==> flow/design.v <==
module alu16_top(clk, valA, valB, aluop, sub, lr, cc, result);
	input clk;
	input [15:0] valA, valB;
	input [3:0] aluop;
	input sub, lr;
	output reg [3:0] cc;
	output reg [15:0] result;
	reg [15:0] a_q, b_q;
	reg [3:0] op_q;
	reg sub_q, lr_q;
	wire [3:0] cc_w;
	wire [15:0] result_w;
	ALU alu(.valA(a_q), .valB(b_q), .aluop(op_q), .sub(sub_q), .lr(lr_q), .cc(cc_w), .result(result_w));
	always @(posedge clk) begin
		a_q <= valA;
		b_q <= valB;
		op_q <= aluop;
		sub_q <= sub;
		lr_q <= lr;
		cc <= cc_w;
		result <= result_w;
	end
endmodule

module PG_Gen(A, B, P, G);
	input A, B;
	output P, G;
	assign P = A ^ B;  
	assign G = A & B;  
endmodule
module black_cell(Pin1, Pin2, Gin1, Gin2, P, G);
	input Pin1, Pin2, Gin1, Gin2;
	output P, G;
	assign P = Pin1 & Pin2;
	assign G = Gin2 | (Pin2 & Gin1);
endmodule
module Carry_Gen(P, G, Cin, Cout);
	input P, G, Cin;
	output Cout;
	assign Cout = G | (P & Cin);
endmodule
module KSA(A, B, Cin, Sum, Cout);
	input [15:0] A, B;
	input Cin;
	output [15:0] Sum;
	output Cout;
	wire [15:0] P_st_1, G_st_1, P_A, G_A, P_B, G_B, P_C, G_C, P_D, G_D, P_E, G_E;
	wire [16:1] Carry;
	PG_Gen PG_Gen0(.A(A[0]), .B(B[0]), .P(P_st_1[0]), .G(G_st_1[0]));
	PG_Gen PG_Gen1(.A(A[1]), .B(B[1]), .P(P_st_1[1]), .G(G_st_1[1]));
	PG_Gen PG_Gen2(.A(A[2]), .B(B[2]), .P(P_st_1[2]), .G(G_st_1[2]));
	PG_Gen PG_Gen3(.A(A[3]), .B(B[3]), .P(P_st_1[3]), .G(G_st_1[3]));
	PG_Gen PG_Gen4(.A(A[4]), .B(B[4]), .P(P_st_1[4]), .G(G_st_1[4]));
	PG_Gen PG_Gen5(.A(A[5]), .B(B[5]), .P(P_st_1[5]), .G(G_st_1[5]));
	PG_Gen PG_Gen6(.A(A[6]), .B(B[6]), .P(P_st_1[6]), .G(G_st_1[6]));
	PG_Gen PG_Gen7(.A(A[7]), .B(B[7]), .P(P_st_1[7]), .G(G_st_1[7]));
	PG_Gen PG_Gen8(.A(A[8]), .B(B[8]), .P(P_st_1[8]), .G(G_st_1[8]));
	PG_Gen PG_Gen9(.A(A[9]), .B(B[9]), .P(P_st_1[9]), .G(G_st_1[9]));
	PG_Gen PG_Gen10(.A(A[10]), .B(B[10]), .P(P_st_1[10]), .G(G_st_1[10]));
	PG_Gen PG_Gen11(.A(A[11]), .B(B[11]), .P(P_st_1[11]), .G(G_st_1[11]));
	PG_Gen PG_Gen12(.A(A[12]), .B(B[12]), .P(P_st_1[12]), .G(G_st_1[12]));
	PG_Gen PG_Gen13(.A(A[13]), .B(B[13]), .P(P_st_1[13]), .G(G_st_1[13]));
	PG_Gen PG_Gen14(.A(A[14]), .B(B[14]), .P(P_st_1[14]), .G(G_st_1[14]));
	PG_Gen PG_Gen15(.A(A[15]), .B(B[15]), .P(P_st_1[15]), .G(G_st_1[15]));
	black_cell BC_A0(.Pin2(P_st_1[0]), .Gin2(G_st_1[0]), .Pin1(1'b0), .Gin1(Cin), .P(P_A[0]), .G(G_A[0]));
	black_cell BC_A1(.Pin2(P_st_1[1]), .Gin2(G_st_1[1]), .Pin1(P_st_1[0]), .Gin1(G_st_1[0]), .P(P_A[1]), .G(G_A[1]));
	black_cell BC_A2(.Pin2(P_st_1[2]), .Gin2(G_st_1[2]), .Pin1(P_st_1[1]), .Gin1(G_st_1[1]), .P(P_A[2]), .G(G_A[2]));
	black_cell BC_A3(.Pin2(P_st_1[3]), .Gin2(G_st_1[3]), .Pin1(P_st_1[2]), .Gin1(G_st_1[2]), .P(P_A[3]), .G(G_A[3]));
	black_cell BC_A4(.Pin2(P_st_1[4]), .Gin2(G_st_1[4]), .Pin1(P_st_1[3]), .Gin1(G_st_1[3]), .P(P_A[4]), .G(G_A[4]));
	black_cell BC_A5(.Pin2(P_st_1[5]), .Gin2(G_st_1[5]), .Pin1(P_st_1[4]), .Gin1(G_st_1[4]), .P(P_A[5]), .G(G_A[5]));
	black_cell BC_A6(.Pin2(P_st_1[6]), .Gin2(G_st_1[6]), .Pin1(P_st_1[5]), .Gin1(G_st_1[5]), .P(P_A[6]), .G(G_A[6]));
	black_cell BC_A7(.Pin2(P_st_1[7]), .Gin2(G_st_1[7]), .Pin1(P_st_1[6]), .Gin1(G_st_1[6]), .P(P_A[7]), .G(G_A[7]));
	black_cell BC_A8(.Pin2(P_st_1[8]), .Gin2(G_st_1[8]), .Pin1(P_st_1[7]), .Gin1(G_st_1[7]), .P(P_A[8]), .G(G_A[8]));
	black_cell BC_A9(.Pin2(P_st_1[9]), .Gin2(G_st_1[9]), .Pin1(P_st_1[8]), .Gin1(G_st_1[8]), .P(P_A[9]), .G(G_A[9]));
	black_cell BC_A10(.Pin2(P_st_1[10]), .Gin2(G_st_1[10]), .Pin1(P_st_1[9]), .Gin1(G_st_1[9]), .P(P_A[10]), .G(G_A[10]));
	black_cell BC_A11(.Pin2(P_st_1[11]), .Gin2(G_st_1[11]), .Pin1(P_st_1[10]), .Gin1(G_st_1[10]), .P(P_A[11]), .G(G_A[11]));
	black_cell BC_A12(.Pin2(P_st_1[12]), .Gin2(G_st_1[12]), .Pin1(P_st_1[11]), .Gin1(G_st_1[11]), .P(P_A[12]), .G(G_A[12]));
	black_cell BC_A13(.Pin2(P_st_1[13]), .Gin2(G_st_1[13]), .Pin1(P_st_1[12]), .Gin1(G_st_1[12]), .P(P_A[13]), .G(G_A[13]));
	black_cell BC_A14(.Pin2(P_st_1[14]), .Gin2(G_st_1[14]), .Pin1(P_st_1[13]), .Gin1(G_st_1[13]), .P(P_A[14]), .G(G_A[14]));
	black_cell BC_A15(.Pin2(P_st_1[15]), .Gin2(G_st_1[15]), .Pin1(P_st_1[14]), .Gin1(G_st_1[14]), .P(P_A[15]), .G(G_A[15]));
	black_cell BC_B1(.Pin2(P_A[1]), .Gin2(G_A[1]), .Pin1(1'b0), .Gin1(Cin), .P(P_B[1]), .G(G_B[1]));
	black_cell BC_B2(.Pin2(P_A[2]), .Gin2(G_A[2]), .Pin1(P_A[0]), .Gin1(G_A[0]), .P(P_B[2]), .G(G_B[2]));
	black_cell BC_B3(.Pin2(P_A[3]), .Gin2(G_A[3]), .Pin1(P_A[1]), .Gin1(G_A[1]), .P(P_B[3]), .G(G_B[3]));
	black_cell BC_B4(.Pin2(P_A[4]), .Gin2(G_A[4]), .Pin1(P_A[2]), .Gin1(G_A[2]), .P(P_B[4]), .G(G_B[4]));
	black_cell BC_B5(.Pin2(P_A[5]), .Gin2(G_A[5]), .Pin1(P_A[3]), .Gin1(G_A[3]), .P(P_B[5]), .G(G_B[5]));
	black_cell BC_B6(.Pin2(P_A[6]), .Gin2(G_A[6]), .Pin1(P_A[4]), .Gin1(G_A[4]), .P(P_B[6]), .G(G_B[6]));
	black_cell BC_B7(.Pin2(P_A[7]), .Gin2(G_A[7]), .Pin1(P_A[5]), .Gin1(G_A[5]), .P(P_B[7]), .G(G_B[7]));
	black_cell BC_B8(.Pin2(P_A[8]), .Gin2(G_A[8]), .Pin1(P_A[6]), .Gin1(G_A[6]), .P(P_B[8]), .G(G_B[8]));
	black_cell BC_B9(.Pin2(P_A[9]), .Gin2(G_A[9]), .Pin1(P_A[7]), .Gin1(G_A[7]), .P(P_B[9]), .G(G_B[9]));
	black_cell BC_B10(.Pin2(P_A[10]), .Gin2(G_A[10]), .Pin1(P_A[8]), .Gin1(G_A[8]), .P(P_B[10]), .G(G_B[10]));
	black_cell BC_B11(.Pin2(P_A[11]), .Gin2(G_A[11]), .Pin1(P_A[9]), .Gin1(G_A[9]), .P(P_B[11]), .G(G_B[11]));
	black_cell BC_B12(.Pin2(P_A[12]), .Gin2(G_A[12]), .Pin1(P_A[10]), .Gin1(G_A[10]), .P(P_B[12]), .G(G_B[12]));
	black_cell BC_B13(.Pin2(P_A[13]), .Gin2(G_A[13]), .Pin1(P_A[11]), .Gin1(G_A[11]), .P(P_B[13]), .G(G_B[13]));
	black_cell BC_B14(.Pin2(P_A[14]), .Gin2(G_A[14]), .Pin1(P_A[12]), .Gin1(G_A[12]), .P(P_B[14]), .G(G_B[14]));
	black_cell BC_B15(.Pin2(P_A[15]), .Gin2(G_A[15]), .Pin1(P_A[13]), .Gin1(G_A[13]), .P(P_B[15]), .G(G_B[15]));
	black_cell BC_C3(.Pin2(P_B[3]), .Gin2(G_B[3]), .Pin1(1'b0), .Gin1(Cin), .P(P_C[3]), .G(G_C[3]));
	black_cell BC_C4(.Pin2(P_B[4]), .Gin2(G_B[4]), .Pin1(P_A[0]), .Gin1(G_A[0]), .P(P_C[4]), .G(G_C[4]));
	black_cell BC_C5(.Pin2(P_B[5]), .Gin2(G_B[5]), .Pin1(P_B[1]), .Gin1(G_B[1]), .P(P_C[5]), .G(G_C[5]));
	black_cell BC_C6(.Pin2(P_B[6]), .Gin2(G_B[6]), .Pin1(P_B[2]), .Gin1(G_B[2]), .P(P_C[6]), .G(G_C[6]));
	black_cell BC_C7(.Pin2(P_B[7]), .Gin2(G_B[7]), .Pin1(P_B[3]), .Gin1(G_B[3]), .P(P_C[7]), .G(G_C[7]));
	black_cell BC_C8(.Pin2(P_B[8]), .Gin2(G_B[8]), .Pin1(P_B[4]), .Gin1(G_B[4]), .P(P_C[8]), .G(G_C[8]));
	black_cell BC_C9(.Pin2(P_B[9]), .Gin2(G_B[9]), .Pin1(P_B[5]), .Gin1(G_B[5]), .P(P_C[9]), .G(G_C[9]));
	black_cell BC_C10(.Pin2(P_B[10]), .Gin2(G_B[10]), .Pin1(P_B[6]), .Gin1(G_B[6]), .P(P_C[10]), .G(G_C[10]));
	black_cell BC_C11(.Pin2(P_B[11]), .Gin2(G_B[11]), .Pin1(P_B[7]), .Gin1(G_B[7]), .P(P_C[11]), .G(G_C[11]));
	black_cell BC_C12(.Pin2(P_B[12]), .Gin2(G_B[12]), .Pin1(P_B[8]), .Gin1(G_B[8]), .P(P_C[12]), .G(G_C[12]));
	black_cell BC_C13(.Pin2(P_B[13]), .Gin2(G_B[13]), .Pin1(P_B[9]), .Gin1(G_B[9]), .P(P_C[13]), .G(G_C[13]));
	black_cell BC_C14(.Pin2(P_B[14]), .Gin2(G_B[14]), .Pin1(P_B[10]), .Gin1(G_B[10]), .P(P_C[14]), .G(G_C[14]));
	black_cell BC_C15(.Pin2(P_B[15]), .Gin2(G_B[15]), .Pin1(P_B[11]), .Gin1(G_B[11]), .P(P_C[15]), .G(G_C[15]));
	black_cell BC_D7(.Pin2(P_C[7]), .Gin2(G_C[7]), .Pin1(1'b0), .Gin1(Cin), .P(P_D[7]), .G(G_D[7]));
	black_cell BC_D8(.Pin2(P_C[8]), .Gin2(G_C[8]), .Pin1(P_A[0]), .Gin1(G_A[0]), .P(P_D[8]), .G(G_D[8]));
	black_cell BC_D9(.Pin2(P_C[9]), .Gin2(G_C[9]), .Pin1(P_B[1]), .Gin1(G_B[1]), .P(P_D[9]), .G(G_D[9]));
	black_cell BC_D10(.Pin2(P_C[10]), .Gin2(G_C[10]), .Pin1(P_B[2]), .Gin1(G_B[2]), .P(P_D[10]), .G(G_D[10]));
	black_cell BC_D11(.Pin2(P_C[11]), .Gin2(G_C[11]), .Pin1(P_C[3]), .Gin1(G_C[3]), .P(P_D[11]), .G(G_D[11]));
	black_cell BC_D12(.Pin2(P_C[12]), .Gin2(G_C[12]), .Pin1(P_C[4]), .Gin1(G_C[4]), .P(P_D[12]), .G(G_D[12]));
	black_cell BC_D13(.Pin2(P_C[13]), .Gin2(G_C[13]), .Pin1(P_C[5]), .Gin1(G_C[5]), .P(P_D[13]), .G(G_D[13]));
	black_cell BC_D14(.Pin2(P_C[14]), .Gin2(G_C[14]), .Pin1(P_C[6]), .Gin1(G_C[6]), .P(P_D[14]), .G(G_D[14]));
	black_cell BC_D15(.Pin2(P_C[15]), .Gin2(G_C[15]), .Pin1(P_C[7]), .Gin1(G_C[7]), .P(P_D[15]), .G(G_D[15]));
	black_cell BC_E15(.Pin2(P_D[15]), .Gin2(G_D[15]), .Pin1(1'b0), .Gin1(Cin), .P(P_E[15]), .G(G_E[15]));
	Carry_Gen carry_1(.P(P_A[0]), .G(G_A[0]), .Cin(Cin), .Cout(Carry[1]));
	Carry_Gen carry_2(.P(P_B[1]), .G(G_B[1]), .Cin(Cin), .Cout(Carry[2]));
	Carry_Gen carry_3(.P(P_B[2]), .G(G_B[2]), .Cin(Cin), .Cout(Carry[3]));
	Carry_Gen carry_4(.P(P_C[3]), .G(G_C[3]), .Cin(Cin), .Cout(Carry[4]));
	Carry_Gen carry_5(.P(P_C[4]), .G(G_C[4]), .Cin(Cin), .Cout(Carry[5]));
	Carry_Gen carry_6(.P(P_C[5]), .G(G_C[5]), .Cin(Cin), .Cout(Carry[6]));
	Carry_Gen carry_7(.P(P_C[6]), .G(G_C[6]), .Cin(Cin), .Cout(Carry[7]));
	Carry_Gen carry_8(.P(P_D[7]), .G(G_D[7]), .Cin(Cin), .Cout(Carry[8]));
	Carry_Gen carry_9(.P(P_D[8]), .G(G_D[8]), .Cin(Cin), .Cout(Carry[9]));
	Carry_Gen carry_10(.P(P_D[9]), .G(G_D[9]), .Cin(Cin), .Cout(Carry[10]));
	Carry_Gen carry_11(.P(P_D[10]), .G(G_D[10]), .Cin(Cin), .Cout(Carry[11]));
	Carry_Gen carry_12(.P(P_D[11]), .G(G_D[11]), .Cin(Cin), .Cout(Carry[12]));
	Carry_Gen carry_13(.P(P_D[12]), .G(G_D[12]), .Cin(Cin), .Cout(Carry[13]));
	Carry_Gen carry_14(.P(P_D[13]), .G(G_D[13]), .Cin(Cin), .Cout(Carry[14]));
	Carry_Gen carry_15(.P(P_D[14]), .G(G_D[14]), .Cin(Cin), .Cout(Carry[15]));
	Carry_Gen carry_16(.P(P_D[15]), .G(G_D[15]), .Cin(Cin), .Cout(Carry[16]));
	assign Sum[0] = Cin ^ P_st_1[0];
	assign Sum[1] = Carry[1] ^ P_st_1[1];
	assign Sum[2] = Carry[2] ^ P_st_1[2];
	assign Sum[3] = Carry[3] ^ P_st_1[3];
	assign Sum[4] = Carry[4] ^ P_st_1[4];
	assign Sum[5] = Carry[5] ^ P_st_1[5];
	assign Sum[6] = Carry[6] ^ P_st_1[6];
	assign Sum[7] = Carry[7] ^ P_st_1[7];
	assign Sum[8] = Carry[8] ^ P_st_1[8];
	assign Sum[9] = Carry[9] ^ P_st_1[9];
	assign Sum[10] = Carry[10] ^ P_st_1[10];
	assign Sum[11] = Carry[11] ^ P_st_1[11];
	assign Sum[12] = Carry[12] ^ P_st_1[12];
	assign Sum[13] = Carry[13] ^ P_st_1[13];
	assign Sum[14] = Carry[14] ^ P_st_1[14];
	assign Sum[15] = Carry[15] ^ P_st_1[15];
	assign Cout = Carry[16];
endmodule
module Shifter(shift, lr, in, out);
	input [3:0] shift;
	input lr;
	input [15:0] in;
	output [15:0] out;
	wire [15:0] st1, st2, st3;
	assign st1 = shift[0]? (lr? {in[14:0], 1'b0}:{in[15], in[15:1]}) : in[15:0];
	assign st2 = shift[1]? (lr? {st1[13:0], 2'b00}:{st1[15], st1[15], st1[15:2]}) : st1[15:0];
	assign st3 = shift[2]? (lr? {st2[11:0], 4'b0000}:{st2[15], st2[15], st2[15], st2[15], st2[15:4]}) : st2[15:0];
	assign out = shift[3]? 
	(lr? {st3[7:0], 8'b00000000}:{st3[15], st3[15], st3[15], st3[15], st3[15], st3[15], st3[15], st3[15], st3[15:8]}) : st3[15:0];
endmodule
module LShifter(shift, lr, in, out);
	input [3:0] shift;
	input lr;
	input [15:0] in;
	output [15:0] out;
	wire [15:0] st1, st2, st3;
	assign st1 = shift[0]? (lr? {in[14:0], 1'b0}:{1'b0, in[15:1]}) : in[15:0];
	assign st2 = shift[1]? (lr? {st1[13:0], 2'b00}:{2'b00, st1[15:2]}) : st1[15:0];
	assign st3 = shift[2]? (lr? {st2[11:0], 4'b0000}:{4'b0000, st2[15:4]}) : st2[15:0];
	assign out = shift[3]? 
	(lr? {st3[7:0], 8'b00000000}:{8'b00000000, st3[15:8]}) : st3[15:0];
endmodule
module Rotator(shift, lr, in, out);
	input [3:0] shift;
	input lr;
	input [15:0] in;
	output [15:0] out;
	wire [15:0] st1, st2, st3;
	assign st1 = shift[0]? (lr? {in[14:0], in[15]}:{in[0], in[15:1]}) : in[15:0];
	assign st2 = shift[1]? (lr? {st1[13:0], st1[15:14]}:{st1[1:0], st1[15:2]}) : st1[15:0];
	assign st3 = shift[2]? (lr? {st2[11:0], st2[15:12]}:{st2[3:0], st2[15:4]}) : st2[15:0];
	assign out = shift[3]? (lr? {st3[7:0], st3[15:8]}:{st3[7:0], st3[15:8]}) : st3[15:0];
endmodule
module ALU(valA, valB, aluop, sub, lr, cc, result);
	input [15:0] valA;
	input [15:0] valB;
	input [3:0] aluop;  
	input sub;  
	input lr;  
	output [3:0] cc;  
	output [15:0] result;
	wire [15:0] and16b, or16b, not16b, xor16b, ashift_out, lshift_out, rotate_out, add_out, svalB, result;  
	wire shift_co, add_co;
	wire [3:0] cc;
	wire N, Z, C, V;  
	assign and16b = valA & valB;
	assign or16b = valA | valB;
	assign not16b = ~valA;
	assign xor16b = valA ^ valB;
	Shifter arith_shifter(.shift(valB[3:0]), .lr(lr), .in(valA), .out(ashift_out));  
	LShifter logic_shifter(.shift(valB[3:0]), .lr(lr), .in(valA), .out(lshift_out));  
	Rotator rotator(.shift(valB[3:0]), .lr(lr), .in(valA), .out(rotate_out));
	assign svalB = sub ? ~valB : valB;
	KSA ksadder(.A(valA), .B(svalB), .Cin(sub), .Sum(add_out), .Cout(add_co));
	assign result = 
		(aluop == 4'b0000) ? add_out :  
		(aluop == 4'b0001) ? ashift_out :  
		(aluop == 4'b0010) ? lshift_out :  
		(aluop == 4'b0011) ? rotate_out :  
		(aluop == 4'b0100) ? and16b :  
		(aluop == 4'b0101) ? or16b :  
		(aluop == 4'b0110) ? not16b :  
		(aluop == 4'b0111) ? xor16b :  
		16'b0;  
	assign N = result[15];  
	assign Z = ~|result;  
	assign C = (aluop == 4'b0000) & add_co;  
	assign V = ((aluop == 4'b0001) | (aluop == 4'b0010) | (aluop == 4'b0011)) ? 
					lr & (valA > result) : 1'b0;
	assign cc = {N, Z, C, V};
endmodule
### Reports on alu16_top

Tool output for the design above, in the order of the flow.
Line numbers count from 1 in the design file above.
The mark n/a stands for no value.

| inputs | value |
|---|---|
| top module | alu16_top |
| clock input | clk |
| cell library | sky130hd |
| corner | tt_025C_1v80 |

### After elaboration

Source: Yosys, flattened and elaborated, memories not mapped. Widths are those after wreduce; folded enables and synchronous resets count as part of the registers. Registers that Yosys merges into a memory's read port (data or address) are not register bits. Print and check cells do not count. Equal cells are merged and count once.

| cells by class | value |
|---|---|
| magnitude comparators | 1 |
| equality and inequality tests | 7 |
| muxes and demuxes | 32 |
| bitwise operators | 203 |
| reduce/logical cells | 3 |

Operators with widths:

| operator | number |
|---|---|
| two-way mux 16 bit | 32 |
| AND 1 bit | 110 |
| bitwise OR 1 bit | 56 |
| bitwise XOR 1 bit | 32 |
| inverter 16 bit | 2 |
| greater-than comparator 16 bit | 1 |
| AND 16 bit | 1 |
| bitwise OR 16 bit | 1 |
| bitwise XOR 16 bit | 1 |
| OR reduction 16 bit | 1 |
| == test 4 x 3 -> 1 bit (second input constant) | 4 |
| == test 4 x 2 -> 1 bit (second input constant) | 2 |
| == test 4 x 1 -> 1 bit (second input constant) | 1 |
| logical NOT 4 bit | 1 |
| logical NOT 1 bit | 1 |

| bit counts | value |
|---|---|
| bits in registers | 58 |

### Depth

Longest topological path by Yosys (ltp), each cell counted once; first at word level (registers and memories cut), then after technology mapping (sequential cells cut; the memories' decode and read muxes count).

| logic depth | value |
|---|---|
| depth in word-level cells | 15 |
| ABC_AREA | 0 |
| depth in mapped cells | 23 |

### Netlist

Source: synth_stat.txt of the flow (Yosys; design flattened, memories mapped). It holds for the ABC_AREA given above (unset counts as 0); a run with the other value may have another netlist.
The area totals of this step are shown rounded.

| mapped netlist | value |
|---|---|
| cells in the netlist | 854 |
| cell area after synthesis | 6720 um2 |
| sequential part of the area | 1141 um2 |
| mapped flip-flops | 57 |
| buffer cells | 73 |

Cell types:

| cell type | number | area in all (um2) |
|---|---|---|
| sky130_fd_sc_hd__dfxtp_1 | 57 | 1.14E+03 |
| sky130_fd_sc_hd__ha_1 | 64 | 800.768 |
| sky130_fd_sc_hd__mux2i_1 | 42 | 420.403 |
| sky130_fd_sc_hd__a21oi_1 | 67 | 335.322 |
| sky130_fd_sc_hd__mux4_2 | 13 | 292.781 |
| sky130_fd_sc_hd__nor2_1 | 64 | 240.23 |
| sky130_fd_sc_hd__inv_1 | 63 | 236.477 |
| sky130_fd_sc_hd__o21ai_0 | 41 | 205.197 |
| sky130_fd_sc_hd__nand2_1 | 53 | 198.941 |
| sky130_fd_sc_hd__a211oi_1 | 25 | 187.68 |
| sky130_fd_sc_hd__xor2_1 | 19 | 166.41 |
| sky130_fd_sc_hd__buf_2 | 25 | 125.12 |
| sky130_fd_sc_hd__nor3_1 | 25 | 125.12 |
| sky130_fd_sc_hd__clkbuf_1 | 30 | 112.608 |
| sky130_fd_sc_hd__a21o_1 | 14 | 105.101 |
| sky130_fd_sc_hd__buf_6 | 9 | 101.347 |
| sky130_fd_sc_hd__a31oi_1 | 15 | 93.84 |
| sky130_fd_sc_hd__o22ai_1 | 13 | 81.328 |

Other cell types: 66; their cells: 215.
By module: a second synthesis without flattening, with its own total; a netlist apart from the flattened one above.

| second synthesis, totals | value |
|---|---|
| cells (unflattened synthesis) | 1210 |
| area total of the unflattened synthesis | 9484 um2 |

Rows give one instance, submodules left out.

By module:

| module | times used | cells | area (um2) | seq. area (um2) |
|---|---|---|---|---|
| ALU | 1 | 352 | 2549 | 0.0 |
| Shifter | 1 | 244 | 1715 | 0.0 |
| LShifter | 1 | 222 | 1613 | 0.0 |
| Rotator | 1 | 179 | 1252 | 0.0 |
| alu16_top | 1 | 58 | 1161 | 1161 |
| black_cell | 53 | 2 | 13.8 | 0.0 |
| PG_Gen | 16 | 1 | 12.5 | 0.0 |
| KSA | 1 | 17 | 143.9 | 0.0 |
| Carry_Gen | 16 | 1 | 7.5 | 0.0 |

### Timing after synthesis

Source: OpenSTA report_checks on the synthesized netlist (no wires, ideal clock, input and output delay 20% of the period each), path of least setup slack; recovery checks are left aside. Register names are those of the netlist, which keeps one name where synthesis merged equal registers.

| timing path after synthesis | value |
|---|---|
| kind | register to register |
| from | register b_q[2] |
| to | register cc[0] |
| period | 4700 ps |
| setup time | 119 ps |
| launch time at the first pin | 0 ps |
| arrival time | 4067 ps |
| path slack | 514 ps |
| path delay | 4186 ps |
| stages on the path | 23 |
| path buffers | 3 |
| period reached after synthesis | 4186 ps |

"path delay" is the arrival time less input delay plus setup time.
"stages on the path" counts driving pins, that of a launching flip-flop among them; a cell with two outputs on the path counts twice.
"period reached after synthesis" = period - worst setup slack (recovery checks aside). The figure is calculated, with input and output delays left at 20% of the set period.

| on the way, after synthesis | value |
|---|---|
| path through | sky130_fd_sc_hd__dfxtp_1 -> sky130_fd_sc_hd__buf_2 -> sky130_fd_sc_hd__buf_2 -> sky130_fd_sc_hd__buf_1 -> sky130_fd_sc_hd__xor2_1 -> sky130_fd_sc_hd__ha_1 -> sky130_fd_sc_hd__nand3_1 -> sky130_fd_sc_hd__o221ai_1 -> sky130_fd_sc_hd__xnor2_1 -> sky130_fd_sc_hd__o211ai_1 -> sky130_fd_sc_hd__a21oi_1 -> sky130_fd_sc_hd__o22ai_1 -> sky130_fd_sc_hd__inv_1 -> sky130_fd_sc_hd__ha_1 -> sky130_fd_sc_hd__nand4_1 -> sky130_fd_sc_hd__nor2_1 -> sky130_fd_sc_hd__a211o_1 -> sky130_fd_sc_hd__a21o_1 -> sky130_fd_sc_hd__a21o_1 -> sky130_fd_sc_hd__a21oi_1 -> sky130_fd_sc_hd__o21ai_0 -> sky130_fd_sc_hd__a211oi_1 -> sky130_fd_sc_hd__nor2_1 |
| elaborated cells on any way between the ends | 89 |
| those cells by class | 1 x compare; 17 x mux; 71 x logic |

Ends and longest elaborated chain, after synthesis:

| what | RTL line | source |
|---|---|---|
| start: declaration | 8 | `reg [15:0] a_q, b_q;` |
| start: assignment | 16 | `b_q <= valB;` |
| end: assignment | 20 | `cc <= cc_w;` |
| end: declaration | 6 | `output reg [3:0] cc;` |

No chain of elaborated cells between the ends is given.
Some nets on the timed path still bear RTL names; the line given drives or declares the net.

Nets with RTL names, path after synthesis:

| net | RTL line | source |
|---|---|---|
| alu.result[4] | 210 | `(aluop == 4'b0000) ? add_out :` |

### Timing after layout

From the final timing report of run 3: the path of least setup slack in the routed layout; clock arrival at registers is part of the times.
The path's times are printed in steps of 10 ps; the period is the one set.

| timing path post-layout | value |
|---|---|
| kind | register to register |
| from | register b_q[2] |
| to | register cc[0] |
| period | 4550 ps |
| setup time | 110 ps |
| launch time at the first pin | 340 ps |
| arrival time | 4530 ps |
| path slack | 250 ps |
| stages on the path | 19 |
| path buffers | 0 |

| on the way, post-layout | value |
|---|---|
| path through | sky130_fd_sc_hd__dfxtp_1 -> sky130_fd_sc_hd__inv_1 -> sky130_fd_sc_hd__ha_1 -> sky130_fd_sc_hd__mux4_2 -> sky130_fd_sc_hd__a211o_1 -> sky130_fd_sc_hd__o221a_1 -> sky130_fd_sc_hd__nor2_1 -> sky130_fd_sc_hd__o221ai_1 -> sky130_fd_sc_hd__inv_1 -> sky130_fd_sc_hd__ha_1 -> sky130_fd_sc_hd__a21o_1 -> sky130_fd_sc_hd__a21o_1 -> sky130_fd_sc_hd__a211o_1 -> sky130_fd_sc_hd__a21o_1 -> sky130_fd_sc_hd__a21o_1 -> sky130_fd_sc_hd__a21oi_1 -> sky130_fd_sc_hd__o21ai_0 -> sky130_fd_sc_hd__a211oi_1 -> sky130_fd_sc_hd__nor2_1 |
| elaborated cells on any way between the ends | 89 |
| those cells by class | 1 x compare; 17 x mux; 71 x logic |

Ends and longest elaborated chain, post-layout:

| what | RTL line | source |
|---|---|---|
| start: declaration | 8 | `reg [15:0] a_q, b_q;` |
| start: assignment | 16 | `b_q <= valB;` |
| end: assignment | 20 | `cc <= cc_w;` |
| end: declaration | 6 | `output reg [3:0] cc;` |

No chain of elaborated cells between the ends is given.
Some nets on the timed path still bear RTL names; the line given drives or declares the net.

Nets with RTL names, path post-layout:

| net | RTL line | source |
|---|---|---|
| alu.result[2] | 210 | `(aluop == 4'b0000) ? add_out :` |

Ticket comment

Top module alu16_top; platform sky130hd; tools Yosys and OpenROAD; 4 stored runs in no particular order. Input and output delays are each 20% of the period that was set; the output load is 0.01 pF.
"period achieved" is the run's clock period less its worst setup slack. It is reckoned from that one timing run; input and output delays stay at 20% of the period that was set.
By "critical path time" is meant the share of the clock period that the worst setup path is allowed (20% is reserved at inputs, 20% at outputs), minus its slack. Clock arrival times at its registers enter into it.
"power consumption" is the tool's figure for a default switching activity; nothing was simulated.
"critical path time" is known to 10 ps.
Values from the reports are rounded here.
Among the settings, . means not set for that run.
A result given as . is not shown for that run.

| run name | ABC_AREA | CAP_MARGIN | CELL_PAD_IN_SITES_DETAIL_PLACEMENT | CELL_PAD_IN_SITES_GLOBAL_PLACEMENT | CORE_ASPECT_RATIO | CORE_MARGIN | CORE_UTILIZATION | CTS_CLUSTER_DIAMETER | GPL_ROUTABILITY_DRIVEN | GPL_TIMING_DRIVEN | MIN_ROUTING_LAYER | PLACE_DENSITY_LB_ADDON | SLEW_MARGIN | TNS_END_PERCENT | period_ns | HOLD_SLACK_MARGIN | SETUP_SLACK_MARGIN | synthesized cell area (um2) | die size (um2) | std-cell area (final layout) (um2) | smallest setup slack (ps) | total negative slack (ps) | worst-case hold slack (ps) | power consumption (mW) | period achieved (ps) | critical path time (ps) | type of the worst setup path |
|---|---|---|---|---|---|---|---|---|---|---|---|---|---|---|---|---|---|---|---|---|---|---|---|---|---|---|---|
| run 1 | 0 | 25 | 2 | 1 | 0.54 | 5 | 57 | 219 | 1 | 0 | met2 | 0.03 | 10 | 70 | 6.38 | . | . | . | . | . | . | . | . | . | . | . | . |
| run 2 | 0 | 20 | 2 | 1 | 0.54 | 2 | 57 | 219 | 1 | 0 | met1 | 0.14 | 0 | 70 | 6.38 | -0.02 | -0.38 | . | . | . | . | . | . | . | . | . | . |
| run 3 | . | 20 | . | . | . | 2 | 40 | . | . | . | . | . | 20 | . | 4.55 | . | . | 6720 | 17850 | 8129 | 254 | 0 | 799 | 2.135 | 4296 | 4300 | register to register |
| run 4 | . | 20 | . | 3 | 0.74 | 2 | 64 | . | 1 | . | . | 0.01 | 20 | 50 | 7.97 | 0.04 | -0.53 | . | . | . | . | . | . | . | . | . | . |

Run 1: no results, placement failed with a tool error
Run 2: no results, placement failed with DPL-0033
Run 4: no results, placement failed with FLW-0024
